==> flow/design.v <==
module reuleaux(input logic clk, input logic rst_n, input logic [2:0] colour,
                input logic [7:0] centre_x, input logic [6:0] centre_y, input logic [7:0] diameter,
                input logic start, output logic done,
                output logic [7:0] vga_x, output logic [6:0] vga_y,
                output logic [2:0] vga_colour, output logic vga_plot);
     logic [7:0] offset_y;
     logic load_offset_y;
     logic reset_offset_y;
     logic [7:0] offset_x;
     logic load_offset_x;
     logic reset_offset_x;
     logic signed [9:0] crit;
     logic load_crit_a;
     logic load_crit_b;
     logic reset_crit;
     logic [7:0] c_x3;                                       
     assign c_x3 = centre_x;
     logic [6:0] c_y3;                                       
     logic [50:0] c_y3_temp;
     assign c_y3_temp = (centre_y - ((diameter * 30'b100010011010011010101001111101) / 30'b111011100110101100101000000000));
    logic [50:0] c_y3_temp_2;
    assign c_y3_temp_2 = c_y3_temp[50] ? -c_y3_temp : c_y3_temp;
     assign c_y3 = c_y3_temp_2[6:0];
     logic [7:0] c_x1;                                       
     assign c_x1 = (centre_x + diameter/8'b00000010);
     logic [6:0] c_y1;                                       
     logic [50:0] c_y1_temp; 
     assign c_y1_temp = (centre_y + ((diameter * 30'b010001001101001101010100111110) / 30'b111011100110101100101000000000));
     assign c_y1 = c_y1_temp[6:0];
     logic [7:0] c_x2;                                       
     logic [50:0] c_x2_temp;
     logic [50:0] c_x2_temp_2;
     assign c_x2_temp = (centre_x - diameter/8'b00000010);
     assign c_x2_temp_2 = c_x2_temp[50] ? -c_x2_temp : c_x2_temp;
     assign c_x2 = c_x2_temp_2[7:0];
     logic [6:0] c_y2;                                       
     logic [50:0] c_y2_temp;
     assign c_y2_temp = (centre_y + ((diameter * 30'b010001001101001101010100111110) / 30'b111011100110101100101000000000));
     assign c_y2 = c_y2_temp[6:0];
     register_r_offset_y rroy(clk, start, offset_y, load_offset_y, reset_offset_y);
     register_r_offset_x rrox(clk, start, offset_x, load_offset_x, diameter, reset_offset_x);
     register_r_crit rrc(clk, start, crit, load_crit_a, load_crit_b, offset_y, offset_x, diameter, reset_crit);
     logic [5:0] state;
     statemachine_mooremachine_r smr(clk, start, offset_y, offset_x, crit, state);
     statemachine_combinational_r scr(state, offset_y, offset_x, colour,
                                       load_offset_y, load_offset_x, 
                                       load_crit_a, load_crit_b,
                                        vga_x, vga_y, vga_colour, vga_plot, done,
                                        c_x1, c_y1,
                                        c_x2, c_y2,
                                        c_x3, c_y3,
                                        reset_crit,
                                        reset_offset_x,
                                        reset_offset_y, c_y3_temp, c_x2_temp);
endmodule
module register_r_offset_y(input logic clk, input logic start,              
            output logic [7:0] offset_y, input logic load_offset_y, input logic reset_offset_y);
            always_ff @(posedge clk) begin
            if (start == 1'b0 || reset_offset_y == 1'b1)
                offset_y <= 8'b00000000;
            else if (load_offset_y == 1'b1)
                offset_y <= offset_y + 8'b00000001;
            else
                offset_y <= offset_y;
        end
endmodule
module register_r_offset_x(input logic clk, input logic start,              
            output logic [7:0] offset_x, input logic load_offset_x, input logic [7:0] diameter,
            input logic reset_offset_x);
            always_ff @(posedge clk) begin
            if (start == 1'b0 || reset_offset_x == 1'b1)
                offset_x <= diameter;
            else if (load_offset_x == 1'b1)
                offset_x <= offset_x - 8'b00000001;
            else
                offset_x <= offset_x;
        end
endmodule
module register_r_crit(input logic clk, 
                                input logic start, 
                                output logic [9:0] crit, 
                                input logic load_crit_a, 
                                input logic load_crit_b, 
                                input logic [7:0] offset_y, 
                                input logic [7:0] offset_x,
                                input logic [7:0] diameter,
                                input logic reset_crit);
          always_ff @(posedge clk) begin
            if (start == 1'b0 || reset_crit == 1'b1)
                crit <= (8'b00000001 - diameter);
            else if (load_crit_a == 1'b1)
                crit <= (crit + 8'b00000010 * offset_y + 1);
            else if (load_crit_b == 1'b1)
                crit <= (crit + 8'b00000010 * (offset_y - offset_x) + 8'b00000001);
            else
                crit <= crit;
        end        
endmodule
module statemachine_mooremachine_r(input logic clk, input logic start, 
                                   input logic [7:0] offset_y, input logic [7:0] offset_x, 
                                   input logic [9:0] crit, 
                                   output logic [5:0] state);
    logic [5:0] present_state;
    always @(posedge clk) begin
        if (start == 1'b0) begin  
            present_state = 6'b000000;
        end else begin
            case(present_state)
             6'b000000: present_state = 6'b000001;
             6'b000001: if (offset_y <= offset_x)
                            present_state = 6'b000010;
                            else
                            present_state = 6'b101100;
             6'b000010: present_state = 6'b000011;
             6'b000011: present_state = 6'b000100;
             6'b000100: present_state = 6'b000101;
             6'b000101: present_state = 6'b000110;
             6'b000110: present_state = 6'b000111;
             6'b000111: present_state = 6'b001000;
             6'b001000: present_state = 6'b001001;
             6'b001001: present_state = 6'b001010;
             6'b001010: present_state = 6'b001011;
             6'b001011: if (crit[9] == 1'b1)
                            present_state = 6'b001100;
                            else
                            present_state = 6'b001101;
             6'b001100: present_state = 6'b000001;
             6'b001101: present_state = 6'b001110;
             6'b001110: present_state = 6'b000001;
             6'b101100: present_state = 6'b001111;
             6'b001111: if (offset_y <= offset_x)
                            present_state = 6'b010000;
                            else
                            present_state = 6'b101101;
             6'b010000: present_state = 6'b010001;
             6'b010001: present_state = 6'b010010;
             6'b010010: present_state = 6'b010011;
             6'b010011: present_state = 6'b010100;
             6'b010100: present_state = 6'b010101;
             6'b010101: present_state = 6'b010110;
             6'b010110: present_state = 6'b010111;
             6'b010111: present_state = 6'b011000;
             6'b011000: present_state = 6'b011001;
             6'b011001: if (crit[9] == 1'b1)
                            present_state = 6'b011010;
                            else
                            present_state = 6'b011011;
             6'b011010: present_state = 6'b001111;
             6'b011011: present_state = 6'b011100;
             6'b011100: present_state = 6'b001111;
             6'b101101: present_state = 6'b011101;
             6'b011101: if (offset_y <= offset_x)
                            present_state = 6'b011110;
                            else
                            present_state = 6'b101011;
             6'b011110: present_state = 6'b011111;
             6'b011111: present_state = 6'b100000;
             6'b100000: present_state = 6'b100001;
             6'b100001: present_state = 6'b100010;
             6'b100010: present_state = 6'b100011;
             6'b100011: present_state = 6'b100100;
             6'b100100: present_state = 6'b100101;
             6'b100101: present_state = 6'b100110;
             6'b100110: present_state = 6'b100111;
             6'b100111: if (crit[9] == 1'b1)
                            present_state = 6'b101000;
                            else
                            present_state = 6'b101001;
             6'b101000: present_state = 6'b011101;
             6'b101001: present_state = 6'b101010;
             6'b101010: present_state = 6'b011101;
             6'b101011: present_state = 6'b101011;
            default: present_state = 4'bxxxx;
            endcase
        end
        state = present_state;
    end
endmodule
module statemachine_combinational_r(input logic [5:0] state, 
                                    input logic [7:0] offset_y, 
                                    input logic [7:0] offset_x,
                                    input logic [2:0] colour,
                                    output logic load_offset_y, 
                                    output logic load_offset_x, 
                                    output logic load_crit_a,
                                    output logic load_crit_b,
                                    output logic [7:0] vga_x, 
                                    output logic [6:0] vga_y, 
                                    output logic [2:0] vga_colour, 
                                    output logic vga_plot, 
                                    output logic done,
                                    input logic [7:0] c_x1, input logic [6:0] c_y1,
                                    input logic [7:0] c_x2, input logic [6:0] c_y2,
                                    input logic [7:0] c_x3, input logic [6:0] c_y3,
                                    output logic reset_crit,
                                    output logic reset_offset_x,
                                    output logic reset_offset_y,
                                    input logic [50:0] c_y3_temp,
                                    input logic [50:0] c_x2_temp);
     always @(state or offset_y or offset_x or c_x1 or c_y1 or 
                                               c_x2 or c_y2 or 
                                               c_x3 or c_y3 or colour or c_y3_temp or c_x2_temp) begin
        case(state)
        6'b000000: begin
                load_offset_y <=    1'b0;
                load_offset_x <=    1'b0;
                load_crit_a <=      1'b0;
                load_crit_b <=      1'b0;
                vga_x <=            8'b00000000;
                vga_y <=            7'b0000000;
                vga_colour <=       3'b000;
                vga_plot <=         1'b0;
                reset_crit <=       1'b0;
                reset_offset_x <=   1'b0;
                reset_offset_y <=   1'b0;
                done <= 1'b0;
            end
            6'b000001: begin
                load_offset_y <=    1'b0;
                load_offset_x <=    1'b0;
                load_crit_a <=      1'b0;
                load_crit_b <=      1'b0;
                vga_x <=            8'b00000000;
                vga_y <=            7'b0000000;
                vga_colour <=       3'b000;
                vga_plot <=         1'b0; 
                reset_crit <=       1'b0;
                reset_offset_x <=   1'b0;
                reset_offset_y <=   1'b0;
                done <= 1'b0;
            end
            6'b000010: begin
                load_offset_y <=    1'b0;
                load_offset_x <=    1'b0;
                load_crit_a <=      1'b0;
                load_crit_b <=      1'b0;
                if (c_y3_temp[50] == 1'b1) begin
                    vga_x <=            c_x3 + offset_x;
                    vga_y <=            c_y3 + offset_y - (2 * c_y3);
                    if ((c_x3 + offset_x) > 159 || (c_y3 + offset_y - (2 * c_y3)) > 119) begin
                        vga_colour <=       colour;
                        vga_plot <=         1'b0; 
                    end else if ((c_y3 + offset_y - (2 * c_y3)) <= c_y1 ) begin
                        vga_colour <=       colour;
                        vga_plot <=         1'b0; 
                    end
                    else begin
                        vga_colour <=       colour;
                        vga_plot <=         1'b1; 
                    end
                end else begin
                    vga_x <=            c_x3 + offset_x;
                    vga_y <=            c_y3 + offset_y;
                    if ((c_x3 + offset_x) > 159 || (c_y3 + offset_y) > 119) begin
                        vga_colour <=       colour;
                        vga_plot <=         1'b0; 
                    end else if ((c_y3 + offset_y) <= c_y1) begin
                        vga_colour <=       colour;
                        vga_plot <=         1'b0; 
                    end
                    else begin
                        vga_colour <=       colour;
                        vga_plot <=         1'b1; 
                    end
                end
                reset_crit <=       1'b0;
                reset_offset_x <=   1'b0;
                reset_offset_y <=   1'b0;
                done <= 1'b0;
            end
            6'b000011: begin
                load_offset_y <=    1'b0;
                load_offset_x <=    1'b0;
                load_crit_a <=      1'b0;
                load_crit_b <=      1'b0;
                if (c_y3_temp[50] == 1'b1) begin
                    vga_x <=            c_x3 + offset_y;
                    vga_y <=            c_y3 + offset_x[6:0] - (2 * c_y3);
                    if ((c_x3 + offset_y) > 159 || (c_y3 + offset_x - (2 * c_y3)) > 119) begin
                        vga_colour <=       colour;
                        vga_plot <=         1'b0; 
                    end else if ((c_y3 + offset_x - (2 * c_y3)) <= c_y1) begin
                        vga_colour <=       colour;
                        vga_plot <=         1'b0; 
                    end
                    else begin
                        vga_colour <=       colour;
                        vga_plot <=         1'b1; 
                    end
                end else begin
                    vga_x <=            c_x3 + offset_y;
                    vga_y <=            c_y3 + offset_x[6:0];
                    if ((c_x3 + offset_y) > 159 || (c_y3 + offset_x) > 119) begin
                        vga_colour <=       colour;
                        vga_plot <=         1'b0; 
                    end else if ((c_y3 + offset_x) <= c_y1) begin
                        vga_colour <=       colour;
                        vga_plot <=         1'b0; 
                    end
                    else begin
                        vga_colour <=       colour;
                        vga_plot <=         1'b1; 
                    end
                end
                reset_crit <=       1'b0;
                reset_offset_x <=   1'b0;
                reset_offset_y <=   1'b0;
                done <= 1'b0;
            end
            6'b000100: begin
                load_offset_y <=    1'b0;
                load_offset_x <=    1'b0;
                load_crit_a <=      1'b0;
                load_crit_b <=      1'b0;
                if (c_y3_temp[50] == 1'b1) begin
                    vga_x <=            c_x3 - offset_x;
                    vga_y <=            c_y3 + offset_y - (2 * c_y3);
                    if ((c_x3 - offset_x) > 159 || (c_y3 + offset_y - (2 * c_y3)) > 119) begin
                        vga_colour <=       colour;
                        vga_plot <=         1'b0; 
                    end else if ((c_y3 + offset_y - (2 * c_y3)) <= c_y1) begin
                        vga_colour <=       colour;
                        vga_plot <=         1'b0; 
                    end
                    else begin
                        vga_colour <=       colour;
                        vga_plot <=         1'b1; 
                    end 
                    end else begin
                    vga_x <=            c_x3 - offset_x;
                    vga_y <=            c_y3 + offset_y;
                    if ((c_x3 - offset_x) > 159 || (c_y3 + offset_y) > 119) begin
                        vga_colour <=       colour;
                        vga_plot <=         1'b0; 
                    end else if ((c_y3 + offset_y) <= c_y1) begin
                        vga_colour <=       colour;
                        vga_plot <=         1'b0; 
                    end
                    else begin
                        vga_colour <=       colour;
                        vga_plot <=         1'b1; 
                    end 
                end
                reset_crit <=       1'b0;
                reset_offset_x <=   1'b0;
                reset_offset_y <=   1'b0;
                done <= 1'b0;
            end
            6'b000101: begin
                load_offset_y <=    1'b0;
                load_offset_x <=    1'b0;
                load_crit_a <=      1'b0;
                load_crit_b <=      1'b0;
                if (c_y3_temp[50] == 1'b1) begin
                    vga_x <=            c_x3 - offset_y;
                    vga_y <=            c_y3 + offset_x[6:0] - (2 * c_y3);
                    if ((c_x3 - offset_y) > 159 || (c_y3 + offset_x - (2 * c_y3)) > 119) begin
                        vga_colour <=       colour;
                        vga_plot <=         1'b0; 
                    end else if ((c_y3 + offset_x - (2 * c_y3)) <= c_y1) begin
                        vga_colour <=       colour;
                        vga_plot <=         1'b0; 
                    end
                    else begin
                        vga_colour <=       colour;
                        vga_plot <=         1'b1; 
                end 
                end else begin
                    vga_x <=            c_x3 - offset_y;
                    vga_y <=            c_y3 + offset_x[6:0];
                    if ((c_x3 - offset_y) > 159 || (c_y3 + offset_x) > 119) begin
                        vga_colour <=       colour;
                        vga_plot <=         1'b0; 
                    end else if ((c_y3 + offset_x) <= c_y1) begin
                        vga_colour <=       colour;
                        vga_plot <=         1'b0; 
                    end
                    else begin
                        vga_colour <=       colour;
                        vga_plot <=         1'b1; 
                end 
                end
                reset_crit <=       1'b0;
                reset_offset_x <=   1'b0;
                reset_offset_y <=   1'b0;
                done <= 1'b0;
            end
            6'b000110: begin
                load_offset_y <=    1'b0;
                load_offset_x <=    1'b0;
                load_crit_a <=      1'b0;
                load_crit_b <=      1'b0; 
                if (c_y3_temp[50] == 1'b1) begin
                    vga_x <=            c_x3 - offset_x;
                    vga_y <=            c_y3 - offset_y - (2 * c_y3);
                    if ((c_x3 - offset_x) > 159 || (c_y3 - offset_y - (2 * c_y3)) > 119) begin
                        vga_colour <=       colour;
                        vga_plot <=         1'b0; 
                    end else if ((c_y3 - offset_y - (2 * c_y3)) <= c_y1) begin
                        vga_colour <=       colour;
                        vga_plot <=         1'b0; 
                    end
                    else begin
                        vga_colour <=       colour;
                    vga_plot <=         1'b1; 
                end
                end else begin
                    vga_x <=            c_x3 - offset_x;
                    vga_y <=            c_y3 - offset_y;
                    if ((c_x3 - offset_x) > 159 || (c_y3 - offset_y) > 119) begin
                        vga_colour <=       colour;
                        vga_plot <=         1'b0; 
                    end else if ((c_y3 - offset_y) <= c_y1) begin
                        vga_colour <=       colour;
                        vga_plot <=         1'b0; 
                    end
                    else begin
                        vga_colour <=       colour;
                    vga_plot <=         1'b1; 
                end
                end
                reset_crit <=       1'b0;
                reset_offset_x <=   1'b0;
                reset_offset_y <=   1'b0;
                done <= 1'b0;
            end
            6'b000111: begin
                load_offset_y <=    1'b0;
                load_offset_x <=    1'b0;
                load_crit_a <=      1'b0;
                load_crit_b <=      1'b0;
                if (c_y3_temp[50] == 1'b1) begin
                    vga_x <=            c_x3 - offset_y;
                    vga_y <=            c_y3 - offset_x[6:0] - (2 * c_y3);
                    if ((c_x3 - offset_y) > 159 || (c_y3 - offset_x - (2 * c_y3)) > 119) begin
                        vga_colour <=       colour;
                        vga_plot <=         1'b0; 
                    end else if ((c_y3 - offset_x - (2 * c_y3)) <= c_y1) begin
                        vga_colour <=       colour;
                        vga_plot <=         1'b0; 
                    end
                    else begin
                        vga_colour <=       colour;
                        vga_plot <=         1'b1; 
                end
                end else begin
                    vga_x <=            c_x3 - offset_y;
                    vga_y <=            c_y3 - offset_x[6:0];
                    if ((c_x3 - offset_y) > 159 || (c_y3 - offset_x) > 119) begin
                        vga_colour <=       colour;
                        vga_plot <=         1'b0; 
                    end else if ((c_y3 - offset_x) <= c_y1) begin
                        vga_colour <=       colour;
                        vga_plot <=         1'b0; 
                    end
                    else begin
                        vga_colour <=       colour;
                        vga_plot <=         1'b1; 
                end
                end
                reset_crit <=       1'b0;
                reset_offset_x <=   1'b0;
                reset_offset_y <=   1'b0;
                done <= 1'b0;
            end
            6'b001000: begin
                load_offset_y <=    1'b0;
                load_offset_x <=    1'b0;
                load_crit_a <=      1'b0;
                load_crit_b <=      1'b0;
                if (c_y3_temp[50] == 1'b1) begin
                    vga_x <=            c_x3 + offset_x;
                    vga_y <=            c_y3 - offset_y - (2 * c_y3);
                    if ((c_x3 + offset_x) > 159 || (c_y3 - offset_y - (2 * c_y3)) > 119) begin
                        vga_colour <=       colour;
                        vga_plot <=         1'b0; 
                    end else if ((c_y3 - offset_y - (2 * c_y3)) <= c_y1) begin
                        vga_colour <=       colour;
                        vga_plot <=         1'b0; 
                    end
                    else begin
                        vga_colour <=       colour;
                        vga_plot <=         1'b1; 
                    end
                end else begin
                    vga_x <=            c_x3 + offset_x;
                    vga_y <=            c_y3 - offset_y;
                    if ((c_x3 + offset_x) > 159 || (c_y3 - offset_y) > 119) begin
                        vga_colour <=       colour;
                        vga_plot <=         1'b0; 
                    end else if ((c_y3 - offset_y) <= c_y1) begin
                        vga_colour <=       colour;
                        vga_plot <=         1'b0; 
                    end
                    else begin
                        vga_colour <=       colour;
                        vga_plot <=         1'b1; 
                    end
                end
                reset_crit <=       1'b0;
                reset_offset_x <=   1'b0;
                reset_offset_y <=   1'b0;
                done <= 1'b0;
            end
            6'b001001: begin
                load_offset_y <=    1'b0;
                load_offset_x <=    1'b0;
                load_crit_a <=      1'b0;
                load_crit_b <=      1'b0;
                if (c_y3_temp[50] == 1'b1) begin
                    vga_x <=            c_x3 + offset_y;
                    vga_y <=            c_y3 - offset_x[6:0] - (2 * c_y3);
                    if ((c_x3 + offset_y) > 159 || (c_y3 - offset_x - (2 * c_y3)) > 119) begin
                        vga_colour <=       colour;
                        vga_plot <=         1'b0; 
                    end else if ((c_y3 - offset_x - (2 * c_y3)) <= c_y1) begin
                        vga_colour <=       colour;
                        vga_plot <=         1'b0; 
                    end
                    else begin
                        vga_colour <=       colour;
                        vga_plot <=         1'b1; 
                    end  
                end else begin
                    vga_x <=            c_x3 + offset_y;
                    vga_y <=            c_y3 - offset_x[6:0];
                    if ((c_x3 + offset_y) > 159 || (c_y3 - offset_x) > 119) begin
                        vga_colour <=       colour;
                        vga_plot <=         1'b0; 
                    end else if ((c_y3 - offset_x) <= c_y1) begin
                        vga_colour <=       colour;
                        vga_plot <=         1'b0; 
                    end
                    else begin
                        vga_colour <=       colour;
                        vga_plot <=         1'b1; 
                    end 
                end
                reset_crit <=       1'b0;
                reset_offset_x <=   1'b0;
                reset_offset_y <=   1'b0;
                done <= 1'b0;
            end
            6'b001010: begin
                load_offset_y <=    1'b1;
                load_offset_x <=    1'b0;
                load_crit_a <=      1'b0;
                load_crit_b <=      1'b0;
                vga_x <=            8'b00000000;
                vga_y <=            7'b0000000;
                vga_colour <=       3'b000;
                vga_plot <=         1'b0; 
                reset_crit <=       1'b0;
                reset_offset_x <=   1'b0;
                reset_offset_y <=   1'b0;
                done <= 1'b0;
            end
            6'b001011: begin
                load_offset_y <=    1'b0;
                load_offset_x <=    1'b0;
                load_crit_a <=      1'b0;
                load_crit_b <=      1'b0;
                vga_x <=            8'b00000000;
                vga_y <=            7'b0000000;
                vga_colour <=       3'b000;
                vga_plot <=         1'b0; 
                reset_crit <=       1'b0;
                reset_offset_x <=   1'b0;
                reset_offset_y <=   1'b0;
                done <= 1'b0;
            end
            6'b001100: begin
                load_offset_y <=    1'b0;
                load_offset_x <=    1'b0;
                load_crit_a <=      1'b1;
                load_crit_b <=      1'b0;
                vga_x <=            8'b00000000;
                vga_y <=            7'b0000000;
                vga_colour <=       3'b000;
                vga_plot <=         1'b0; 
                reset_crit <=       1'b0;
                reset_offset_x <=   1'b0;
                reset_offset_y <=   1'b0;
                done <= 1'b0;
            end
            6'b001101: begin
                load_offset_y <=    1'b0;
                load_offset_x <=    1'b1;
                load_crit_a <=      1'b0;
                load_crit_b <=      1'b0;
                vga_x <=            8'b00000000;
                vga_y <=            7'b0000000;
                vga_colour <=       3'b000;
                vga_plot <=         1'b0; 
                reset_crit <=       1'b0;
                reset_offset_x <=   1'b0;
                reset_offset_y <=   1'b0;
                done <= 1'b0;
            end
            6'b001110: begin
                load_offset_y <=    1'b0;
                load_offset_x <=    1'b0;
                load_crit_a <=      1'b0;
                load_crit_b <=      1'b1;
                vga_x <=            8'b00000000;
                vga_y <=            7'b0000000;
                vga_colour <=       3'b000;
                vga_plot <=         1'b0; 
                reset_crit <=       1'b0;
                reset_offset_x <=   1'b0;
                reset_offset_y <=   1'b0;
                done <= 1'b0;
            end
            6'b101100: begin
                load_offset_y <=    1'b0;
                load_offset_x <=    1'b0;
                load_crit_a <=      1'b0;
                load_crit_b <=      1'b0;
                vga_x <=            8'b00000000;
                vga_y <=            7'b0000000;
                vga_colour <=       3'b000;
                vga_plot <=         1'b0; 
                reset_crit <=       1'b1;
                reset_offset_x <=   1'b1;
                reset_offset_y <=   1'b1;
                done <= 1'b0;
            end
            6'b001111: begin
                load_offset_y <=    1'b0;
                load_offset_x <=    1'b0;
                load_crit_a <=      1'b0;
                load_crit_b <=      1'b0;
                vga_x <=            8'b00000000;
                vga_y <=            7'b0000000;
                vga_colour <=       3'b000;
                vga_plot <=         1'b0; 
                reset_crit <=       1'b0;
                reset_offset_x <=   1'b0;
                reset_offset_y <=   1'b0;
                done <= 1'b0;
            end
            6'b010000: begin
                load_offset_y <=    1'b0;
                load_offset_x <=    1'b0;
                load_crit_a <=      1'b0;
                load_crit_b <=      1'b0;
                vga_x <=            c_x1 + offset_x;
                vga_y <=            c_y1 + offset_y;
                if ((c_x1 + offset_x) > 159 || (c_y1 + offset_y) > 119) begin
                    vga_colour <=       colour;
                    vga_plot <=         1'b0; 
                end else if ((c_x1 + offset_x) > c_x3) begin
                    vga_colour <=       colour;
                    vga_plot <=         1'b0; 
                end else if ((c_y1 + offset_y) > c_y1) begin
                    vga_colour <=       colour;
                    vga_plot <=         1'b0; 
                end
                else begin
                    vga_colour <=       colour;
                    vga_plot <=         1'b1; 
                end
                reset_crit <=       1'b0;
                reset_offset_x <=   1'b0;
                reset_offset_y <=   1'b0;
                done <= 1'b0;
            end
            6'b010001: begin
                load_offset_y <=    1'b0;
                load_offset_x <=    1'b0;
                load_crit_a <=      1'b0;
                load_crit_b <=      1'b0;
                vga_x <=            c_x1 + offset_y;
                vga_y <=            c_y1 + offset_x;
                if ((c_x1 + offset_y) > 159 || (c_y1 + offset_x) > 119) begin
                    vga_colour <=       colour;
                    vga_plot <=         1'b0; 
                end else if ((c_x1 + offset_y) > c_x3) begin
                    vga_colour <=       colour;
                    vga_plot <=         1'b0; 
                end else if ((c_y1 + offset_x) > c_y1) begin
                    vga_colour <=       colour;
                    vga_plot <=         1'b0; 
                end
                else begin
                    vga_colour <=       colour;
                    vga_plot <=         1'b1; 
                end
                reset_crit <=       1'b0;
                reset_offset_x <=   1'b0;
                reset_offset_y <=   1'b0;
                done <= 1'b0;
            end
            6'b010010: begin
                load_offset_y <=    1'b0;
                load_offset_x <=    1'b0;
                load_crit_a <=      1'b0;
                load_crit_b <=      1'b0;
                vga_x <=            c_x1 - offset_x;
                vga_y <=            c_y1 + offset_y;
                if ((c_x1 - offset_x) > 159 || (c_y1 + offset_y) > 119) begin
                    vga_colour <=       colour;
                    vga_plot <=         1'b0; 
                end else if ((c_x1 - offset_x) > c_x3) begin
                    vga_colour <=       colour;
                    vga_plot <=         1'b0; 
                end else if ((c_y1 + offset_y) > c_y1) begin
                    vga_colour <=       colour;
                    vga_plot <=         1'b0; 
                end
                else begin
                    vga_colour <=       colour;
                    vga_plot <=         1'b1; 
                end 
                reset_crit <=       1'b0;
                reset_offset_x <=   1'b0;
                reset_offset_y <=   1'b0;
                done <= 1'b0;
            end
            6'b010011: begin
                load_offset_y <=    1'b0;
                load_offset_x <=    1'b0;
                load_crit_a <=      1'b0;
                load_crit_b <=      1'b0;
                vga_x <=            c_x1 - offset_y;
                vga_y <=            c_y1 + offset_x;
                if ((c_x1 - offset_y) > 159 || (c_y1 + offset_x) > 119) begin
                    vga_colour <=       colour;
                    vga_plot <=         1'b0; 
                end else if ((c_x1 - offset_y) > c_x3) begin
                    vga_colour <=       colour;
                    vga_plot <=         1'b0; 
                end else if ((c_y1 + offset_x) > c_y1) begin
                    vga_colour <=       colour;
                    vga_plot <=         1'b0; 
                end
                else begin
                    vga_colour <=       colour;
                    vga_plot <=         1'b1; 
                end 
                reset_crit <=       1'b0;
                reset_offset_x <=   1'b0;
                reset_offset_y <=   1'b0;
                done <= 1'b0;
            end
            6'b010100: begin
                load_offset_y <=    1'b0;
                load_offset_x <=    1'b0;
                load_crit_a <=      1'b0;
                load_crit_b <=      1'b0;
                vga_x <=            c_x1 - offset_x;
                vga_y <=            c_y1 - offset_y;
                if ((c_x1 - offset_x) > 159 || (c_y1 - offset_y) > 119) begin
                    vga_colour <=       colour;
                    vga_plot <=         1'b0; 
                end else if ((c_x1 - offset_x) > c_x3) begin
                    vga_colour <=       colour;
                    vga_plot <=         1'b0; 
                end else if ((c_y1 - offset_y) > c_y1) begin
                    vga_colour <=       colour;
                    vga_plot <=         1'b0; 
                end
                else begin
                    vga_colour <=       colour;
                    vga_plot <=         1'b1; 
                end 
                reset_crit <=       1'b0;
                reset_offset_x <=   1'b0;
                reset_offset_y <=   1'b0;
                done <= 1'b0;
            end
            6'b010101: begin
                load_offset_y <=    1'b0;
                load_offset_x <=    1'b0;
                load_crit_a <=      1'b0;
                load_crit_b <=      1'b0;
                vga_x <=            c_x1 - offset_y;
                vga_y <=            c_y1 - offset_x;
                if ((c_x1 - offset_y) > 159 || (c_y1 - offset_x) > 119) begin
                    vga_colour <=       colour;
                    vga_plot <=         1'b0; 
                end else if ((c_x1 - offset_y) > c_x3) begin
                    vga_colour <=       colour;
                    vga_plot <=         1'b0; 
                end else if ((c_y1 - offset_x) > c_y1) begin
                    vga_colour <=       colour;
                    vga_plot <=         1'b0; 
                end
                else begin
                    vga_colour <=       colour;
                    vga_plot <=         1'b1; 
                end
                reset_crit <=       1'b0;
                reset_offset_x <=   1'b0;
                reset_offset_y <=   1'b0;
                done <= 1'b0;
            end
            6'b010110: begin
                load_offset_y <=    1'b0;
                load_offset_x <=    1'b0;
                load_crit_a <=      1'b0;
                load_crit_b <=      1'b0;
                vga_x <=            c_x1 + offset_x;
                vga_y <=            c_y1 - offset_y;
                if ((c_x1 + offset_x) > 159 || (c_y1 - offset_y) > 119) begin
                    vga_colour <=       colour;
                    vga_plot <=         1'b0; 
                end else if ((c_x1 + offset_x) > c_x3) begin
                    vga_colour <=       colour;
                    vga_plot <=         1'b0; 
                end else if ((c_y1 - offset_y) > c_y1) begin
                    vga_colour <=       colour;
                    vga_plot <=         1'b0; 
                end
                else begin
                    vga_colour <=       colour;
                    vga_plot <=         1'b1; 
                end
                reset_crit <=       1'b0;
                reset_offset_x <=   1'b0;
                reset_offset_y <=   1'b0;
                done <= 1'b0;
            end
            6'b010111: begin
                load_offset_y <=    1'b0;
                load_offset_x <=    1'b0;
                load_crit_a <=      1'b0;
                load_crit_b <=      1'b0;
                vga_x <=            c_x1 + offset_y;
                vga_y <=            c_y1 - offset_x;
                if ((c_x1 + offset_y) > 159 || (c_y1 - offset_x) > 119) begin
                    vga_colour <=       colour;
                    vga_plot <=         1'b0; 
                end else if ((c_x1 + offset_y) > c_x3) begin
                    vga_colour <=       colour;
                    vga_plot <=         1'b0; 
                end else if ((c_y1 - offset_x) > c_y1) begin
                    vga_colour <=       colour;
                    vga_plot <=         1'b0; 
                end
                else begin
                    vga_colour <=       colour;
                    vga_plot <=         1'b1; 
                end 
                reset_crit <=       1'b0;
                reset_offset_x <=   1'b0;
                reset_offset_y <=   1'b0;
                done <= 1'b0;
            end
            6'b011000: begin
                load_offset_y <=    1'b1;
                load_offset_x <=    1'b0;
                load_crit_a <=      1'b0;
                load_crit_b <=      1'b0;
                vga_x <=            8'b00000000;
                vga_y <=            7'b0000000;
                vga_colour <=       3'b000;
                vga_plot <=         1'b0; 
                reset_crit <=       1'b0;
                reset_offset_x <=   1'b0;
                reset_offset_y <=   1'b0;
                done <= 1'b0;
            end
            6'b011001: begin
                load_offset_y <=    1'b0;
                load_offset_x <=    1'b0;
                load_crit_a <=      1'b0;
                load_crit_b <=      1'b0;
                vga_x <=            8'b00000000;
                vga_y <=            7'b0000000;
                vga_colour <=       3'b000;
                vga_plot <=         1'b0; 
                reset_crit <=       1'b0;
                reset_offset_x <=   1'b0;
                reset_offset_y <=   1'b0;
                done <= 1'b0;
            end
            6'b011010: begin
                load_offset_y <=    1'b0;
                load_offset_x <=    1'b0;
                load_crit_a <=      1'b1;
                load_crit_b <=      1'b0;
                vga_x <=            8'b00000000;
                vga_y <=            7'b0000000;
                vga_colour <=       3'b000;
                vga_plot <=         1'b0; 
                reset_crit <=       1'b0;
                reset_offset_x <=   1'b0;
                reset_offset_y <=   1'b0;
                done <= 1'b0;
            end
            6'b011011: begin
                load_offset_y <=    1'b0;
                load_offset_x <=    1'b1;
                load_crit_a <=      1'b0;
                load_crit_b <=      1'b0;
                vga_x <=            8'b00000000;
                vga_y <=            7'b0000000;
                vga_colour <=       3'b000;
                vga_plot <=         1'b0; 
                reset_crit <=       1'b0;
                reset_offset_x <=   1'b0;
                reset_offset_y <=   1'b0;
                done <= 1'b0;
            end
            6'b011100: begin
                load_offset_y <=    1'b0;
                load_offset_x <=    1'b0;
                load_crit_a <=      1'b0;
                load_crit_b <=      1'b1;
                vga_x <=            8'b00000000;
                vga_y <=            7'b0000000;
                vga_colour <=       3'b000;
                vga_plot <=         1'b0; 
                reset_crit <=       1'b0;
                reset_offset_x <=   1'b0;
                reset_offset_y <=   1'b0;
                done <= 1'b0;
            end
            6'b101101: begin
                load_offset_y <=    1'b0;
                load_offset_x <=    1'b0;
                load_crit_a <=      1'b0;
                load_crit_b <=      1'b0;
                vga_x <=            8'b00000000;
                vga_y <=            7'b0000000;
                vga_colour <=       3'b000;
                vga_plot <=         1'b0; 
                reset_crit <=       1'b1;
                reset_offset_x <=   1'b1;
                reset_offset_y <=   1'b1;
                done <= 1'b0;
            end
            6'b011101: begin
                load_offset_y <=    1'b0;
                load_offset_x <=    1'b0;
                load_crit_a <=      1'b0;
                load_crit_b <=      1'b0;
                vga_x <=            8'b00000000;
                vga_y <=            7'b0000000;
                vga_colour <=       3'b000;
                vga_plot <=         1'b0; 
                reset_crit <=       1'b0;
                reset_offset_x <=   1'b0;
                reset_offset_y <=   1'b0;
                done <= 1'b0;
            end
            6'b011110: begin
                load_offset_y <=    1'b0;
                load_offset_x <=    1'b0;
                load_crit_a <=      1'b0;
                load_crit_b <=      1'b0;
                if (c_x2_temp[50] == 1'b1) begin
                    vga_x <=            c_x2 + offset_x - (2 * c_x2);
                    vga_y <=            c_y2 + offset_y;
                    if ((c_x2 + offset_x - (2 * c_x2)) > 159 || (c_y2 + offset_y) > 119) begin
                        vga_colour <=       colour;
                        vga_plot <=         1'b0; 
                    end else if ((c_x2 + offset_x - (2 * c_x2)) < c_x3) begin
                        vga_colour <=       colour;
                        vga_plot <=         1'b0; 
                    end else if ((c_y2 + offset_y) > c_y1) begin
                        vga_colour <=       colour;
                        vga_plot <=         1'b0; 
                    end
                    else begin
                        vga_colour <=       colour;
                        vga_plot <=         1'b1; 
                    end
                end else begin
                    vga_x <=            c_x2 + offset_x;
                    vga_y <=            c_y2 + offset_y;
                    if ((c_x2 + offset_x) > 159 || (c_y2 + offset_y) > 119) begin
                        vga_colour <=       colour;
                        vga_plot <=         1'b0; 
                    end else if ((c_x2 + offset_x) < c_x3) begin
                        vga_colour <=       colour;
                        vga_plot <=         1'b0; 
                    end else if ((c_y2 + offset_y) > c_y1) begin
                        vga_colour <=       colour;
                        vga_plot <=         1'b0; 
                    end
                    else begin
                        vga_colour <=       colour;
                        vga_plot <=         1'b1; 
                    end
                end
                reset_crit <=       1'b0;
                reset_offset_x <=   1'b0;
                reset_offset_y <=   1'b0;
                done <= 1'b0;
            end
            6'b011111: begin
                load_offset_y <=    1'b0;
                load_offset_x <=    1'b0;
                load_crit_a <=      1'b0;
                load_crit_b <=      1'b0;
                if (c_x2_temp[50] == 1'b1) begin
                    vga_x <=            c_x2 + offset_y - (2 * c_x2);
                    vga_y <=            c_y2 + offset_x;
                    if ((c_x2 + offset_y - (2 * c_x2)) > 159 || (c_y2 + offset_x) > 119) begin
                        vga_colour <=       colour;
                        vga_plot <=         1'b0; 
                    end else if ((c_x2 + offset_y - (2 * c_x2)) < c_x3) begin
                        vga_colour <=       colour;
                        vga_plot <=         1'b0; 
                    end else if ((c_y2 + offset_x) > c_y1) begin
                        vga_colour <=       colour;
                        vga_plot <=         1'b0; 
                    end
                    else begin
                        vga_colour <=       colour;
                        vga_plot <=         1'b1; 
                    end
                end else begin
                    vga_x <=            c_x2 + offset_y;
                    vga_y <=            c_y2 + offset_x;
                    if ((c_x2 + offset_y) > 159 || (c_y2 + offset_x) > 119) begin
                        vga_colour <=       colour;
                        vga_plot <=         1'b0; 
                    end else if ((c_x2 + offset_y) < c_x3) begin
                        vga_colour <=       colour;
                        vga_plot <=         1'b0; 
                    end else if ((c_y2 + offset_x) > c_y1) begin
                        vga_colour <=       colour;
                        vga_plot <=         1'b0; 
                    end
                    else begin
                        vga_colour <=       colour;
                        vga_plot <=         1'b1; 
                    end
                end
                reset_crit <=       1'b0;
                reset_offset_x <=   1'b0;
                reset_offset_y <=   1'b0;
                done <= 1'b0;
            end
            6'b100000: begin
                load_offset_y <=    1'b0;
                load_offset_x <=    1'b0;
                load_crit_a <=      1'b0;
                load_crit_b <=      1'b0;
                if (c_x2_temp[50] == 1'b1) begin
                    vga_x <=            c_x2 - offset_x - (2 * c_x2);
                    vga_y <=            c_y2 + offset_y;
                    if ((c_x2 - offset_x - (2 * c_x2)) > 159 || (c_y2 + offset_y) > 119) begin
                        vga_colour <=       colour;
                        vga_plot <=         1'b0; 
                    end else if ((c_x2 - offset_x - (2 * c_x2)) < c_x3) begin
                        vga_colour <=       colour;
                        vga_plot <=         1'b0; 
                    end else if ((c_y2 + offset_y) > c_y1) begin
                        vga_colour <=       colour;
                        vga_plot <=         1'b0; 
                    end
                    else begin
                        vga_colour <=       colour;
                        vga_plot <=         1'b1; 
                    end 
                end else begin
                    vga_x <=            c_x2 - offset_x;
                    vga_y <=            c_y2 + offset_y;
                    if ((c_x2 - offset_x) > 159 || (c_y2 + offset_y) > 119) begin
                        vga_colour <=       colour;
                        vga_plot <=         1'b0; 
                    end else if ((c_x2 - offset_x) < c_x3) begin
                        vga_colour <=       colour;
                        vga_plot <=         1'b0; 
                    end else if ((c_y2 + offset_y) > c_y1) begin
                        vga_colour <=       colour;
                        vga_plot <=         1'b0; 
                    end
                    else begin
                        vga_colour <=       colour;
                        vga_plot <=         1'b1; 
                    end 
                end
                reset_crit <=       1'b0;
                reset_offset_x <=   1'b0;
                reset_offset_y <=   1'b0;
                done <= 1'b0;
            end
            6'b100001: begin
                load_offset_y <=    1'b0;
                load_offset_x <=    1'b0;
                load_crit_a <=      1'b0;
                load_crit_b <=      1'b0;
                if (c_x2_temp[50] == 1'b1) begin
                    vga_x <=            c_x2 - offset_y - (2 * c_x2);
                    vga_y <=            c_y2 + offset_x;
                    if ((c_x2 - offset_y - (2 * c_x2)) > 159 || (c_y2 + offset_x) > 119) begin
                        vga_colour <=       colour;
                        vga_plot <=         1'b0; 
                    end else if ((c_x2 - offset_y - (2 * c_x2)) < c_x3) begin
                        vga_colour <=       colour;
                        vga_plot <=         1'b0; 
                    end else if ((c_y2 + offset_x) > c_y1) begin
                        vga_colour <=       colour;
                        vga_plot <=         1'b0; 
                    end
                    else begin
                        vga_colour <=       colour;
                        vga_plot <=         1'b1; 
                    end
                end else begin
                    vga_x <=            c_x2 - offset_y;
                    vga_y <=            c_y2 + offset_x;
                    if ((c_x2 - offset_y) > 159 || (c_y2 + offset_x) > 119) begin
                        vga_colour <=       colour;
                        vga_plot <=         1'b0; 
                    end else if ((c_x2 - offset_y) < c_x3) begin
                        vga_colour <=       colour;
                        vga_plot <=         1'b0; 
                    end else if ((c_y2 + offset_x) > c_y1) begin
                        vga_colour <=       colour;
                        vga_plot <=         1'b0; 
                    end
                    else begin
                        vga_colour <=       colour;
                        vga_plot <=         1'b1; 
                    end 
                end
                reset_crit <=       1'b0;
                reset_offset_x <=   1'b0;
                reset_offset_y <=   1'b0;
                done <= 1'b0;
            end
            6'b100010: begin
                load_offset_y <=    1'b0;
                load_offset_x <=    1'b0;
                load_crit_a <=      1'b0;
                load_crit_b <=      1'b0;
                if (c_x2_temp[50] == 1'b1) begin
                    vga_x <=            c_x2 - offset_x - (2 * c_x2);
                    vga_y <=            c_y2 - offset_y;
                    if ((c_x2 - offset_x - (2 * c_x2)) > 159 || (c_y2 - offset_y) > 119) begin
                        vga_colour <=       colour;
                        vga_plot <=         1'b0; 
                    end else if ((c_x2 - offset_x - (2 * c_x2)) < c_x3) begin
                        vga_colour <=       colour;
                        vga_plot <=         1'b0; 
                    end else if ((c_y2 - offset_y) > c_y1) begin
                        vga_colour <=       colour;
                        vga_plot <=         1'b0; 
                    end
                    else begin
                        vga_colour <=       colour;
                        vga_plot <=         1'b1; 
                    end 
                end else begin
                    vga_x <=            c_x2 - offset_x;
                    vga_y <=            c_y2 - offset_y;
                    if ((c_x2 - offset_x) > 159 || (c_y2 - offset_y) > 119) begin
                        vga_colour <=       colour;
                        vga_plot <=         1'b0; 
                    end else if ((c_x2 - offset_x) < c_x3) begin
                        vga_colour <=       colour;
                        vga_plot <=         1'b0; 
                    end else if ((c_y2 - offset_y) > c_y1) begin
                        vga_colour <=       colour;
                        vga_plot <=         1'b0; 
                    end
                    else begin
                        vga_colour <=       colour;
                        vga_plot <=         1'b1; 
                    end 
                end
                reset_crit <=       1'b0;
                reset_offset_x <=   1'b0;
                reset_offset_y <=   1'b0;
                done <= 1'b0;
            end
            6'b100011: begin
                load_offset_y <=    1'b0;
                load_offset_x <=    1'b0;
                load_crit_a <=      1'b0;
                load_crit_b <=      1'b0;
                if (c_x2_temp[50] == 1'b1) begin
                    vga_x <=            c_x2 - offset_y - (2 * c_x2);
                    vga_y <=            c_y2 - offset_x;
                    if ((c_x2 - offset_y - (2 * c_x2)) > 159 || (c_y2 - offset_x) > 119) begin
                        vga_colour <=       colour;
                        vga_plot <=         1'b0; 
                    end else if ((c_x2 - offset_y - (2 * c_x2)) < c_x3) begin
                        vga_colour <=       colour;
                        vga_plot <=         1'b0; 
                    end else if ((c_y2 - offset_x) > c_y1) begin
                        vga_colour <=       colour;
                        vga_plot <=         1'b0; 
                    end
                    else begin
                        vga_colour <=       colour;
                        vga_plot <=         1'b1; 
                    end
                end else begin
                    vga_x <=            c_x2 - offset_y;
                    vga_y <=            c_y2 - offset_x;
                    if ((c_x2 - offset_y) > 159 || (c_y2 - offset_x) > 119) begin
                        vga_colour <=       colour;
                        vga_plot <=         1'b0; 
                    end else if ((c_x2 - offset_y) < c_x3) begin
                        vga_colour <=       colour;
                        vga_plot <=         1'b0; 
                    end else if ((c_y2 - offset_x) > c_y1) begin
                        vga_colour <=       colour;
                        vga_plot <=         1'b0; 
                    end
                    else begin
                        vga_colour <=       colour;
                        vga_plot <=         1'b1; 
                    end
                end
                reset_crit <=       1'b0;
                reset_offset_x <=   1'b0;
                reset_offset_y <=   1'b0;
                done <= 1'b0;
            end
            6'b100100: begin
                load_offset_y <=    1'b0;
                load_offset_x <=    1'b0;
                load_crit_a <=      1'b0;
                load_crit_b <=      1'b0;
                if (c_x2_temp[50] == 1'b1) begin
                    vga_x <=            c_x2 + offset_x - (2 * c_x2);
                    vga_y <=            c_y2 - offset_y;
                    if ((c_x2 + offset_x - (2 * c_x2)) > 159 || (c_y2 - offset_y) > 119) begin
                        vga_colour <=       colour;
                        vga_plot <=         1'b0; 
                    end else if ((c_x2 + offset_x - (2 * c_x2)) < c_x3) begin
                        vga_colour <=       colour;
                        vga_plot <=         1'b0; 
                    end else if ((c_y2 - offset_y) > c_y1) begin
                        vga_colour <=       colour;
                        vga_plot <=         1'b0; 
                    end
                    else begin
                        vga_colour <=       colour;
                        vga_plot <=         1'b1; 
                    end
                end else begin
                    vga_x <=            c_x2 + offset_x;
                    vga_y <=            c_y2 - offset_y;
                    if ((c_x2 + offset_x) > 159 || (c_y2 - offset_y) > 119) begin
                        vga_colour <=       colour;
                        vga_plot <=         1'b0; 
                    end else if ((c_x2 + offset_x) < c_x3) begin
                        vga_colour <=       colour;
                        vga_plot <=         1'b0; 
                    end else if ((c_y2 - offset_y) > c_y1) begin
                        vga_colour <=       colour;
                        vga_plot <=         1'b0; 
                    end
                    else begin
                        vga_colour <=       colour;
                        vga_plot <=         1'b1; 
                    end
                end
                reset_crit <=       1'b0;
                reset_offset_x <=   1'b0;
                reset_offset_y <=   1'b0;
                done <= 1'b0;
            end
            6'b100101: begin
                load_offset_y <=    1'b0;
                load_offset_x <=    1'b0;
                load_crit_a <=      1'b0;
                load_crit_b <=      1'b0;
                if (c_x2_temp[50] == 1'b1) begin
                    vga_x <=            c_x2 + offset_y - (2 * c_x2);
                    vga_y <=            c_y2 - offset_x;
                    if ((c_x2 + offset_y - (2 * c_x2)) > 159 || (c_y2 - offset_x) > 119) begin
                        vga_colour <=       colour;
                        vga_plot <=         1'b0; 
                    end else if ((c_x2 + offset_y - (2 * c_x2)) < c_x3) begin
                        vga_colour <=       colour;
                        vga_plot <=         1'b0; 
                    end else if ((c_y2 - offset_x) > c_y1) begin
                        vga_colour <=       colour;
                        vga_plot <=         1'b0; 
                    end
                    else begin
                        vga_colour <=       colour;
                        vga_plot <=         1'b1; 
                    end 
                end else begin
                    vga_x <=            c_x2 + offset_y;
                    vga_y <=            c_y2 - offset_x;
                    if ((c_x2 + offset_y) > 159 || (c_y2 - offset_x) > 119) begin
                        vga_colour <=       colour;
                        vga_plot <=         1'b0; 
                    end else if ((c_x2 + offset_y) < c_x3) begin
                        vga_colour <=       colour;
                        vga_plot <=         1'b0; 
                    end else if ((c_y2 - offset_x) > c_y1) begin
                        vga_colour <=       colour;
                        vga_plot <=         1'b0; 
                    end
                    else begin
                        vga_colour <=       colour;
                        vga_plot <=         1'b1; 
                    end 
                end
                reset_crit <=       1'b0;
                reset_offset_x <=   1'b0;
                reset_offset_y <=   1'b0;
                done <= 1'b0;
            end
            6'b100110: begin
                load_offset_y <=    1'b1;
                load_offset_x <=    1'b0;
                load_crit_a <=      1'b0;
                load_crit_b <=      1'b0;
                vga_x <=            8'b00000000;
                vga_y <=            7'b0000000;
                vga_colour <=       3'b000;
                vga_plot <=         1'b0; 
                reset_crit <=       1'b0;
                reset_offset_x <=   1'b0;
                reset_offset_y <=   1'b0;
                done <= 1'b0;
            end
            6'b100111: begin
                load_offset_y <=    1'b0;
                load_offset_x <=    1'b0;
                load_crit_a <=      1'b0;
                load_crit_b <=      1'b0;
                vga_x <=            8'b00000000;
                vga_y <=            7'b0000000;
                vga_colour <=       3'b000;
                vga_plot <=         1'b0; 
                reset_crit <=       1'b0;
                reset_offset_x <=   1'b0;
                reset_offset_y <=   1'b0;
                done <= 1'b0;
            end
            6'b101000: begin
                load_offset_y <=    1'b0;
                load_offset_x <=    1'b0;
                load_crit_a <=      1'b1;
                load_crit_b <=      1'b0;
                vga_x <=            8'b00000000;
                vga_y <=            7'b0000000;
                vga_colour <=       3'b000;
                vga_plot <=         1'b0; 
                reset_crit <=       1'b0;
                reset_offset_x <=   1'b0;
                reset_offset_y <=   1'b0;
                done <= 1'b0;
            end
            6'b101001: begin
                load_offset_y <=    1'b0;
                load_offset_x <=    1'b1;
                load_crit_a <=      1'b0;
                load_crit_b <=      1'b0;
                vga_x <=            8'b00000000;
                vga_y <=            7'b0000000;
                vga_colour <=       3'b000;
                vga_plot <=         1'b0; 
                reset_crit <=       1'b0;
                reset_offset_x <=   1'b0;
                reset_offset_y <=   1'b0;
                done <= 1'b0;
            end
            6'b101010: begin
                load_offset_y <=    1'b0;
                load_offset_x <=    1'b0;
                load_crit_a <=      1'b0;
                load_crit_b <=      1'b1;
                vga_x <=            8'b00000000;
                vga_y <=            7'b0000000;
                vga_colour <=       3'b000;
                vga_plot <=         1'b0; 
                reset_crit <=       1'b0;
                reset_offset_x <=   1'b0;
                reset_offset_y <=   1'b0;
                done <= 1'b0;
            end
            6'b101011: begin
                load_offset_y <=    1'b0;
                load_offset_x <=    1'b0;
                load_crit_a <=      1'b0;
                load_crit_b <=      1'b0;
                vga_x <=            8'b00000000;
                vga_y <=            7'b0000000;
                vga_colour <=       3'b000;
                vga_plot <=         1'b0; 
                reset_crit <=       1'b0;
                reset_offset_x <=   1'b0;
                reset_offset_y <=   1'b0;
                done <= 1'b1;
            end
            default: begin
                load_offset_y <=    1'bx;
                load_offset_x <=    1'bx;
                load_crit_a <=      1'bx;
                load_crit_b <=      1'bx;
                vga_x <=            8'bxxxxxxxx;
                vga_y <=            7'bxxxxxxx;
                vga_colour <=       3'bxxx;
                vga_plot <=         1'bx; 
                reset_crit <=       1'bx;
                reset_offset_x <=   1'bx;
                reset_offset_y <=   1'bx;
                done <= 1'bx;
            end
        endcase
    end
endmodule
# --- Reports on reuleaux ---
# Each step is given for the RTL above and for the edited RTL.
# "orig" refers to lines of the RTL above, "edited" to lines of the edited file.
# "delta" is "edited" less "orig", of the values as shown; "rel_change_pct" is that difference over "orig", in percent.
# Operators: Yosys type, input widths -> output width; for muxes data width and select width s.
# Cell names lack the library's common part.
design:
  top: "reuleaux"
  clock: "clk"
  cell_library: "sky130hd"
  corner: "tt_025C_1v80"

# --- The edit ---
# The edit as a unified diff against the file above.
# The edited RTL no longer does the same as the RTL above: the edit was made by script, with no optimisation intended.
# begin of diff
@@ -432,5 +432,5 @@
                 if (c_y3_temp[50] == 1'b1) begin
                     vga_x <=            c_x3 - offset_y;
-                    vga_y <=            c_y3 - offset_x[6:0] - (2 * c_y3);
+                    vga_y <=            (c_y3 ^ offset_x[6:0]) - (2 * c_y3);
                     if ((c_x3 - offset_y) > 159 || (c_y3 - offset_x - (2 * c_y3)) > 119) begin
                         vga_colour <=       colour;
# end of diff

# --- Word-level counts ---
# Counts by Yosys on the flattened word-level netlist (proc, flatten, opt, wreduce; memories kept). Register bits leave out memories and registers merged into their read ports (data or address). Print and check cells are left out.
bits:
  columns: ["element", "orig", "edited", "delta", "rel_change_pct"]
  rows:
  - ["regBits", 32, 32, 0, 0.00]
  - ["in_bits", 29, 29, 0, 0.00]
  - ["word_cells", 379, 381, 2, 0.53]
op_classes:
  columns: ["element", "orig", "edited", "delta", "rel_change_pct"]
  rows:
  - ["add_sub_neg", 68, 69, 1, 1.47]
  - ["multipliers", 2, 2, 0, 0.00]
  - ["div_mod_pow", 2, 2, 0, 0.00]
  - ["n_cmp", 53, 53, 0, 0.00]
  - ["equal", 45, 45, 0, 0.00]
  - ["n_mux", 124, 125, 1, 0.81]
  - ["n_logic", 1, 2, 1, 100.00]
  - ["reduce_and_logical", 80, 79, -1, -1.25]
op_table:
  columns: ["op", "orig", "edited", "delta", "rel_change_pct"]
  rows:
  - ["$reduce_or 2->1", 17, 16, -1, -5.88]
  - ["$mux 7", 5, 6, 1, 20.00]
  - ["$sub 7x7->7", 4, 5, 1, 25.00]
  - ["$pmux 7 s9", 1, 0, -1, -100.00]
  - ["$pmux 7 s10", 0, 1, 1, null]
  - ["$xor 7x7->7", 0, 1, 1, null]
  - ["$mux 1", 95, 95, 0, 0.00]
  - ["$logic_or 1x1->1", 41, 41, 0, 0.00]
  - ["$eq 6x5->1 const B", 16, 16, 0, 0.00]
  - ["$gt 32x8->1 const B", 16, 16, 0, 0.00]
  - ["$eq 6x6->1 const B", 14, 14, 0, 0.00]
  - ["$gt 32x7->1 const B", 10, 10, 0, 0.00]
  - ["$eq 6x4->1 const B", 8, 8, 0, 0.00]
  - ["$mux 8", 7, 7, 0, 0.00]
  - ["$reduce_or 3->1", 7, 7, 0, 0.00]
  - ["$sub 8x8->9", 7, 7, 0, 0.00]
  - ["$add 8x8->8", 6, 6, 0, 0.00]
  - ["$add 8x8->9", 6, 6, 0, 0.00]
  - ["$pmux 1 s2", 6, 6, 0, 0.00]
  - ["$sub 8x8->8", 6, 6, 0, 0.00]
  - ["$add 7x8->8", 4, 4, 0, 0.00]
  - ["$add 7x8->9", 4, 4, 0, 0.00]
  - ["$eq 6x3->1 const B", 4, 4, 0, 0.00]
  - ["$gt 8x7->1", 4, 4, 0, 0.00]
  - ["$gt 8x8->1", 4, 4, 0, 0.00]
  - ["$le 32x7->1", 4, 4, 0, 0.00]
  - ["$le 8x7->1", 4, 4, 0, 0.00]
  - ["$lt 32x8->1", 4, 4, 0, 0.00]
# The list need not be complete.

# --- Depth ---
# Yosys ltp: most cells in a row. Word level: on the elaborated netlist, between registers, memories and ports. Mapped: between sequential cells and ports; inverters and the memories' decode and read muxes count.
logic_depth:
  columns: ["element", "orig", "edited", "delta", "rel_change_pct"]
  rows:
  - ["depth_word", 12, 12, 0, 0.00]
  - ["abc_area", "0", "0", null, null]
  - ["ltp_mapped", 102, 100, -2, -1.96]

# --- Mapped cells and area ---
# Source: synth_stat.txt of the flow (Yosys; design flattened, memories mapped). It holds for the ABC_AREA given above (unset counts as 0); a run with the other value may have another netlist.
synth_totals:
  columns: ["element", "orig", "edited", "delta", "rel_change_pct"]
  rows:
  - ["cells", 4946, 5024, 78, 1.58]
  - ["yosys_area_um2", 35634.2, 36224.7, 590.5, 1.66]
  - ["flip_flops", 32, 32, 0, 0.00]
types:
  columns: ["type", "orig", "edited", "delta", "rel_change_pct"]
  rows:
  - ["nand2_1", 320, 377, 57, 17.81]
  - ["nor2_1", 516, 470, -46, -8.91]
  - ["xor2_1", 178, 150, -28, -15.73]
  - ["nand3_1", 121, 146, 25, 20.66]
  - ["inv_1", 339, 359, 20, 5.90]
  - ["nor3_1", 105, 121, 16, 15.24]
  - ["nand4_1", 73, 89, 16, 21.92]
  - ["buf_2", 18, 31, 13, 72.22]
  - ["xnor2_1", 311, 299, -12, -3.86]
  - ["a21oi_1", 423, 433, 10, 2.36]
  - ["clkbuf_1", 100, 90, -10, -10.00]
  - ["nand2b_1", 91, 82, -9, -9.89]
  - ["nand3b_1", 17, 8, -9, -52.94]
  - ["and4_1", 8, 17, 9, 112.50]
  - ["a211oi_1", 53, 45, -8, -15.09]
  - ["o21a_1", 48, 40, -8, -16.67]
  - ["o22ai_1", 36, 28, -8, -22.22]
  - ["a2bb2oi_1", 12, 4, -8, -66.67]
# The list need not be complete.
# The figures by module come from a second, unflattened synthesis with its own total; it is not the netlist above.
unflattened:
  columns: ["element", "orig", "edited", "delta", "rel_change_pct"]
  rows:
  - ["cells_unflattened", 6127, 6061, -66, -1.08]
  - ["area_unflattened_um2", 44011.0, 43535.5, -475.5, -1.08]
# Rows give one instance, submodules left out.
modules_orig:
  columns: ["mod", "instances", "cells", "mod_area_um2", "mod_seq_area_um2"]
  rows:
  - ["reuleaux", 1, 3139, 21280.4, 0.0]
  - ["statemachine_combinational_r", 1, 2584, 19437.4, 0.0]
  - ["register_r_crit", 1, 193, 1634.1, 300.3]
  - ["statemachine_mooremachine_r", 1, 128, 860.8, 120.1]
  - ["register_r_offset_x", 1, 45, 459.2, 240.2]
  - ["register_r_offset_y", 1, 38, 339.1, 160.2]
modules_edited:
  columns: ["mod", "instances", "cells", "mod_area_um2", "mod_seq_area_um2"]
  rows:
  - ["reuleaux", 1, 3139, 21280.4, 0.0]
  - ["statemachine_combinational_r", 1, 2518, 18961.9, 0.0]
  - ["register_r_crit", 1, 193, 1634.1, 300.3]
  - ["statemachine_mooremachine_r", 1, 128, 860.8, 120.1]
  - ["register_r_offset_x", 1, 45, 459.2, 240.2]
  - ["register_r_offset_y", 1, 38, 339.1, 160.2]

# --- Worst setup path after synthesis ---
# OpenSTA on the mapped netlist: ideal clock, no wires. The path of least setup slack (recovery checks aside). Input and output delay are each 20% of the period. Register names are those of the netlist, which keeps one name where synthesis merged equal registers.
synth_path:
  columns: ["element", "orig", "edited", "delta", "rel_change_pct"]
  rows:
  - ["path_type", "input port to output port", "input port to output port", null, null]
  - ["start", "input diameter[5]", "input diameter[5]", null, null]
  - ["end", "output vga_plot", "output vga_plot", null, null]
  - ["clock_period_ps", 40000, 40000, 0, 0.00]
  - ["input_delay_ps", 8000, 8000, 0, 0.00]
  - ["arrival_time_ps", 28508, 27932, -576, -2.02]
  - ["required_ps", 32000, 32000, 0, 0.00]
  - ["slack_ps", 3492, 4068, 576, null]
  - ["path_delay_ps", 20508, 19932, -576, -2.81]
  - ["driving_pins", 87, 91, 4, 4.60]
  - ["path_buffers", 5, 6, 1, 20.00]
  - ["period_less_setup_slack_ps", 36508, 35932, -576, -1.58]
# "path_delay_ps" is the arrival time less input delay plus setup time.
# A path that ends at an output port has no setup time.
# "driving_pins": output pins that drive a net of the path, with the launching flip-flop's if there is one; two outputs of one cell count as two.
# "period_less_setup_slack_ps" = period - worst setup slack (recovery checks aside). The figure is calculated, with input and output delays left at 20% of the set period.
# The rows between start and end are the longest chain of elaborated cells between them; the timing report does not say that the signal goes this way. Where chains are equally long, one stands for them.
# Each line given opens the expression or statement behind the cell; cells for indexed reads and writes are added by Yosys, which also makes memories of some case tables.
synth_via_orig:
  path_cell_list: "fa_1 > xor2_1 > ha_1 > fa_1 > inv_1 > fa_1 > inv_1 > ha_1 > buf_2 > a21o_1 > a2111o_1 > a21oi_2 > xnor2_1 > o211ai_2 > a211o_2 > a22o_2 > buf_6 > o21ai_4 > [... 51 more ...] > nand2b_1 > xor2_1 > ha_1 > a21oi_1 > o21ai_0 > a21o_1 > a21o_1 > or3_1 > ha_1 > or4_1 > nor4_1 > o2111ai_1 > a41oi_1 > nand4_1 > or3_1 > a21oi_1 > nor4_1 > nand3_1"
  elab_chain_cells: 12
  cone_cells: 233
  cone_classes: "46 x add/sub; 2 x mul; 2 x div; 48 x compare; 95 x mux; 40 x reduce/logical"
synth_lines_orig:
  columns: ["element", "line_no", "rtl"]
  rows:
  - ["start, declared", 2, "input logic [7:0] centre_x, input logic [6:0] centre_y, input logic [7:0] diameter,"]
  - ["$mul 8x30->38", 20, "assign c_y3_temp = (centre_y - ((diameter * 30'b100010011010011010101001111101) / 30'b111011100110101100101000 ..."]
  - ["$div 51x30->51", 20, null]
  - ["$sub 7x51->51", 20, null]
  - ["$neg 7->7", 22, "assign c_y3_temp_2 = c_y3_temp[50] ? -c_y3_temp : c_y3_temp;"]
  - ["$mux 7", 22, null]
  - ["$sub 7x8->9", 516, "end else if ((c_y3 - offset_x - (2 * c_y3)) <= c_y1) begin"]
  - ["$sub 32x8->32", 516, null]
  - ["$le 32x7->1", 516, null]
  - ["$mux 1", 516, null]
  - ["$mux 1", 513, "if ((c_x3 + offset_y) > 159 || (c_y3 - offset_x - (2 * c_y3)) > 119) begin"]
  - ["$mux 1", 510, "if (c_y3_temp[50] == 1'b1) begin"]
  - ["$pmux 1 s25", 203, "case(state)"]
  - ["end, declared", 5, "output logic [2:0] vga_colour, output logic vga_plot);"]
synth_via_edited:
  path_cell_list: "fa_1 > xor2_1 > ha_1 > fa_1 > inv_1 > fa_1 > inv_1 > ha_1 > a21oi_1 > nand2_1 > o311a_1 > buf_4 > a31o_4 > a21oi_4 > xor2_2 > o31a_1 > a41oi_2 > buf_4 > [... 55 more ...] > o21ai_0 > nand2b_1 > a21o_1 > a21o_1 > a21o_1 > a21oi_1 > nand2_1 > ha_1 > nor4_1 > nand2_1 > nor3_1 > o211ai_1 > a41oi_1 > o2111ai_1 > o21ai_0 > a32o_1 > o2111ai_1 > nand4_1"
  elab_chain_cells: 12
  cone_cells: 233
  cone_classes: "46 x add/sub; 2 x mul; 2 x div; 48 x compare; 95 x mux; 40 x reduce/logical"
synth_lines_edited:
  columns: ["element", "line_no", "rtl"]
  rows:
  - ["start, declared", 2, "input logic [7:0] centre_x, input logic [6:0] centre_y, input logic [7:0] diameter,"]
  - ["$mul 8x30->38", 20, "assign c_y3_temp = (centre_y - ((diameter * 30'b100010011010011010101001111101) / 30'b111011100110101100101000 ..."]
  - ["$div 51x30->51", 20, null]
  - ["$sub 7x51->51", 20, null]
  - ["$neg 7->7", 22, "assign c_y3_temp_2 = c_y3_temp[50] ? -c_y3_temp : c_y3_temp;"]
  - ["$mux 7", 22, null]
  - ["$sub 7x8->9", 516, "end else if ((c_y3 - offset_x - (2 * c_y3)) <= c_y1) begin"]
  - ["$sub 32x8->32", 516, null]
  - ["$le 32x7->1", 516, null]
  - ["$mux 1", 516, null]
  - ["$mux 1", 513, "if ((c_x3 + offset_y) > 159 || (c_y3 - offset_x - (2 * c_y3)) > 119) begin"]
  - ["$mux 1", 510, "if (c_y3_temp[50] == 1'b1) begin"]
  - ["$pmux 1 s25", 203, "case(state)"]
  - ["end, declared", 5, "output logic [2:0] vga_colour, output logic vga_plot);"]

# --- Worst path after layout ---
# Path of least setup slack in the final report of each run of pair A (OpenROAD, finished layout, wires in). Where an end is a register, its clock arrival counts in the times.
# The report prints the path's times to 10 ps; the period is as set.
layout_path:
  columns: ["element", "orig", "edited", "delta", "rel_change_pct"]
  rows:
  - ["path_type", "input port to output port", "input port to output port", null, null]
  - ["start", "input diameter[7]", "input diameter[6]", null, null]
  - ["end", "output vga_plot", "output vga_plot", null, null]
  - ["clock_period_ps", 40000, 40000, 0, 0.00]
  - ["input_delay_ps", 8000, 8000, 0, 0.00]
  - ["arrival_time_ps", 30820, 30980, 160, 0.52]
  - ["required_ps", 32000, 32000, 0, 0.00]
  - ["slack_ps", 1180, 1020, -160, null]
  - ["driving_pins", 93, 95, 2, 2.15]
  - ["path_buffers", 9, 7, -2, -22.22]
# The rows between start and end are the longest chain of elaborated cells between them; the timing report does not say that the signal goes this way. Where chains are equally long, one stands for them.
layout_via_orig:
  path_cell_list: "clkdlybuf4s50_1 > buf_4 > ha_1 > xor2_1 > ha_1 > fa_1 > inv_1 > fa_1 > inv_1 > ha_1 > a21oi_1 > o21ai_1 > a21oi_1 > o21a_2 > xor2_2 > a2111o_1 > a22o_2 > nor4_4 > [... 57 more ...] > nand2b_1 > a21o_1 > a21o_1 > a21o_1 > a21oi_2 > nand2_1 > ha_1 > nor4_1 > nand2_1 > nor4_1 > nand4_1 > o41ai_2 > buf_4 > nand3_1 > o21ai_0 > nand3_1 > nand3_1 > clkdlybuf4s50_1"
  elab_chain_cells: 12
  cone_cells: 233
  cone_classes: "46 x add/sub; 2 x mul; 2 x div; 48 x compare; 95 x mux; 40 x reduce/logical"
layout_lines_orig:
  columns: ["element", "line_no", "rtl"]
  rows:
  - ["start, declared", 2, "input logic [7:0] centre_x, input logic [6:0] centre_y, input logic [7:0] diameter,"]
  - ["$mul 8x30->38", 20, "assign c_y3_temp = (centre_y - ((diameter * 30'b100010011010011010101001111101) / 30'b111011100110101100101000 ..."]
  - ["$div 51x30->51", 20, null]
  - ["$sub 7x51->51", 20, null]
  - ["$neg 7->7", 22, "assign c_y3_temp_2 = c_y3_temp[50] ? -c_y3_temp : c_y3_temp;"]
  - ["$mux 7", 22, null]
  - ["$sub 7x8->9", 516, "end else if ((c_y3 - offset_x - (2 * c_y3)) <= c_y1) begin"]
  - ["$sub 32x8->32", 516, null]
  - ["$le 32x7->1", 516, null]
  - ["$mux 1", 516, null]
  - ["$mux 1", 513, "if ((c_x3 + offset_y) > 159 || (c_y3 - offset_x - (2 * c_y3)) > 119) begin"]
  - ["$mux 1", 510, "if (c_y3_temp[50] == 1'b1) begin"]
  - ["$pmux 1 s25", 203, "case(state)"]
  - ["end, declared", 5, "output logic [2:0] vga_colour, output logic vga_plot);"]
layout_via_edited:
  path_cell_list: "clkdlybuf4s50_1 > inv_1 > ha_1 > xor2_1 > ha_1 > inv_1 > fa_1 > fa_1 > inv_1 > ha_1 > a21o_1 > a22o_1 > o311a_2 > a21oi_1 > xnor2_1 > buf_4 > o21ai_1 > a311o_1 > [... 59 more ...] > a21o_1 > a21o_1 > a21o_1 > a21oi_1 > nand2_1 > ha_1 > nor4_1 > nand2_1 > nor3_1 > o211ai_1 > a41oi_1 > o2111ai_1 > o21ai_0 > buf_4 > a32o_1 > o2111ai_1 > nand4_1 > clkdlybuf4s50_1"
  elab_chain_cells: 12
  cone_cells: 233
  cone_classes: "46 x add/sub; 2 x mul; 2 x div; 48 x compare; 95 x mux; 40 x reduce/logical"
layout_lines_edited:
  columns: ["element", "line_no", "rtl"]
  rows:
  - ["start, declared", 2, "input logic [7:0] centre_x, input logic [6:0] centre_y, input logic [7:0] diameter,"]
  - ["$mul 8x30->38", 20, "assign c_y3_temp = (centre_y - ((diameter * 30'b100010011010011010101001111101) / 30'b111011100110101100101000 ..."]
  - ["$div 51x30->51", 20, null]
  - ["$sub 7x51->51", 20, null]
  - ["$neg 7->7", 22, "assign c_y3_temp_2 = c_y3_temp[50] ? -c_y3_temp : c_y3_temp;"]
  - ["$mux 7", 22, null]
  - ["$sub 7x8->9", 516, "end else if ((c_y3 - offset_x - (2 * c_y3)) <= c_y1) begin"]
  - ["$sub 32x8->32", 516, null]
  - ["$le 32x7->1", 516, null]
  - ["$mux 1", 516, null]
  - ["$mux 1", 513, "if ((c_x3 + offset_y) > 159 || (c_y3 - offset_x - (2 * c_y3)) > 119) begin"]
  - ["$mux 1", 510, "if (c_y3_temp[50] == 1'b1) begin"]
  - ["$pmux 1 s25", 203, "case(state)"]
  - ["end, declared", 5, "output logic [2:0] vga_colour, output logic vga_plot);"]

# --- Measured runs ---
# Runs of the flow (Yosys, OpenROAD) on both versions; the two runs of a pair have the same settings. The constraints put input and output delay at 20% of the set period each and load the outputs with 0.01 pF.
settings_pair_A:
  CORE_UTILIZATION: 40
  period_ns: 40.0
  CAP_MARGIN: 20
  CORE_MARGIN: 2
  SLEW_MARGIN: 20
measured_pair_A:
  columns: ["element", "orig", "edited", "delta", "rel_change_pct"]
  rows:
  - ["synthArea_um2", 35634.2, 36224.7, 590.5, 1.66]
  - ["design.die.area_um2", 91488.1, 92985.4, 1497.3, 1.64]
  - ["final_stdcell_area_um2", 38315.5, 39053.7, 738.2, 1.93]
  - ["final_setup_ws_ps", 1183, 1025, -158, null]
  - ["tns_setup_ps", 0, 0, 0, null]
  - ["final_hold_ws_ps", 792, 739, -53, null]
  - ["achieved_clock_period_ps", 38817, 38975, 158, 0.41]
settings_pair_B:
  CORE_MARGIN: 4
  CORE_UTILIZATION: 18
  GPL_TIMING_DRIVEN: 1
  MAX_ROUTING_LAYER: "met4"
  PLACE_DENSITY_LB_ADDON: 0.12
  SETUP_SLACK_MARGIN: 4.95
  SLEW_MARGIN: 40
  period_ns: 24.5
  CAP_MARGIN: 20
measured_pair_B:
  columns: ["element", "orig", "edited", "delta", "rel_change_pct"]
  rows:
  - ["synthArea_um2", 35634.2, 36224.7, 590.5, 1.66]
  - ["design.die.area_um2", 205150.0, 208488.0, 3338.0, 1.63]
  - ["final_stdcell_area_um2", 55351.8, 55675.9, 324.1, 0.59]
  - ["final_setup_ws_ps", -4946, -3930, 1016, null]
  - ["tns_setup_ps", -23619, -21360, 2259, null]
  - ["final_hold_ws_ps", 805, 734, -71, null]
  - ["achieved_clock_period_ps", 29446, 28430, -1016, -3.45]
# "achieved_clock_period_ps" is the run's clock period less its worst setup slack. It is reckoned from that one timing run; input and output delays stay at 20% of the period that was set.
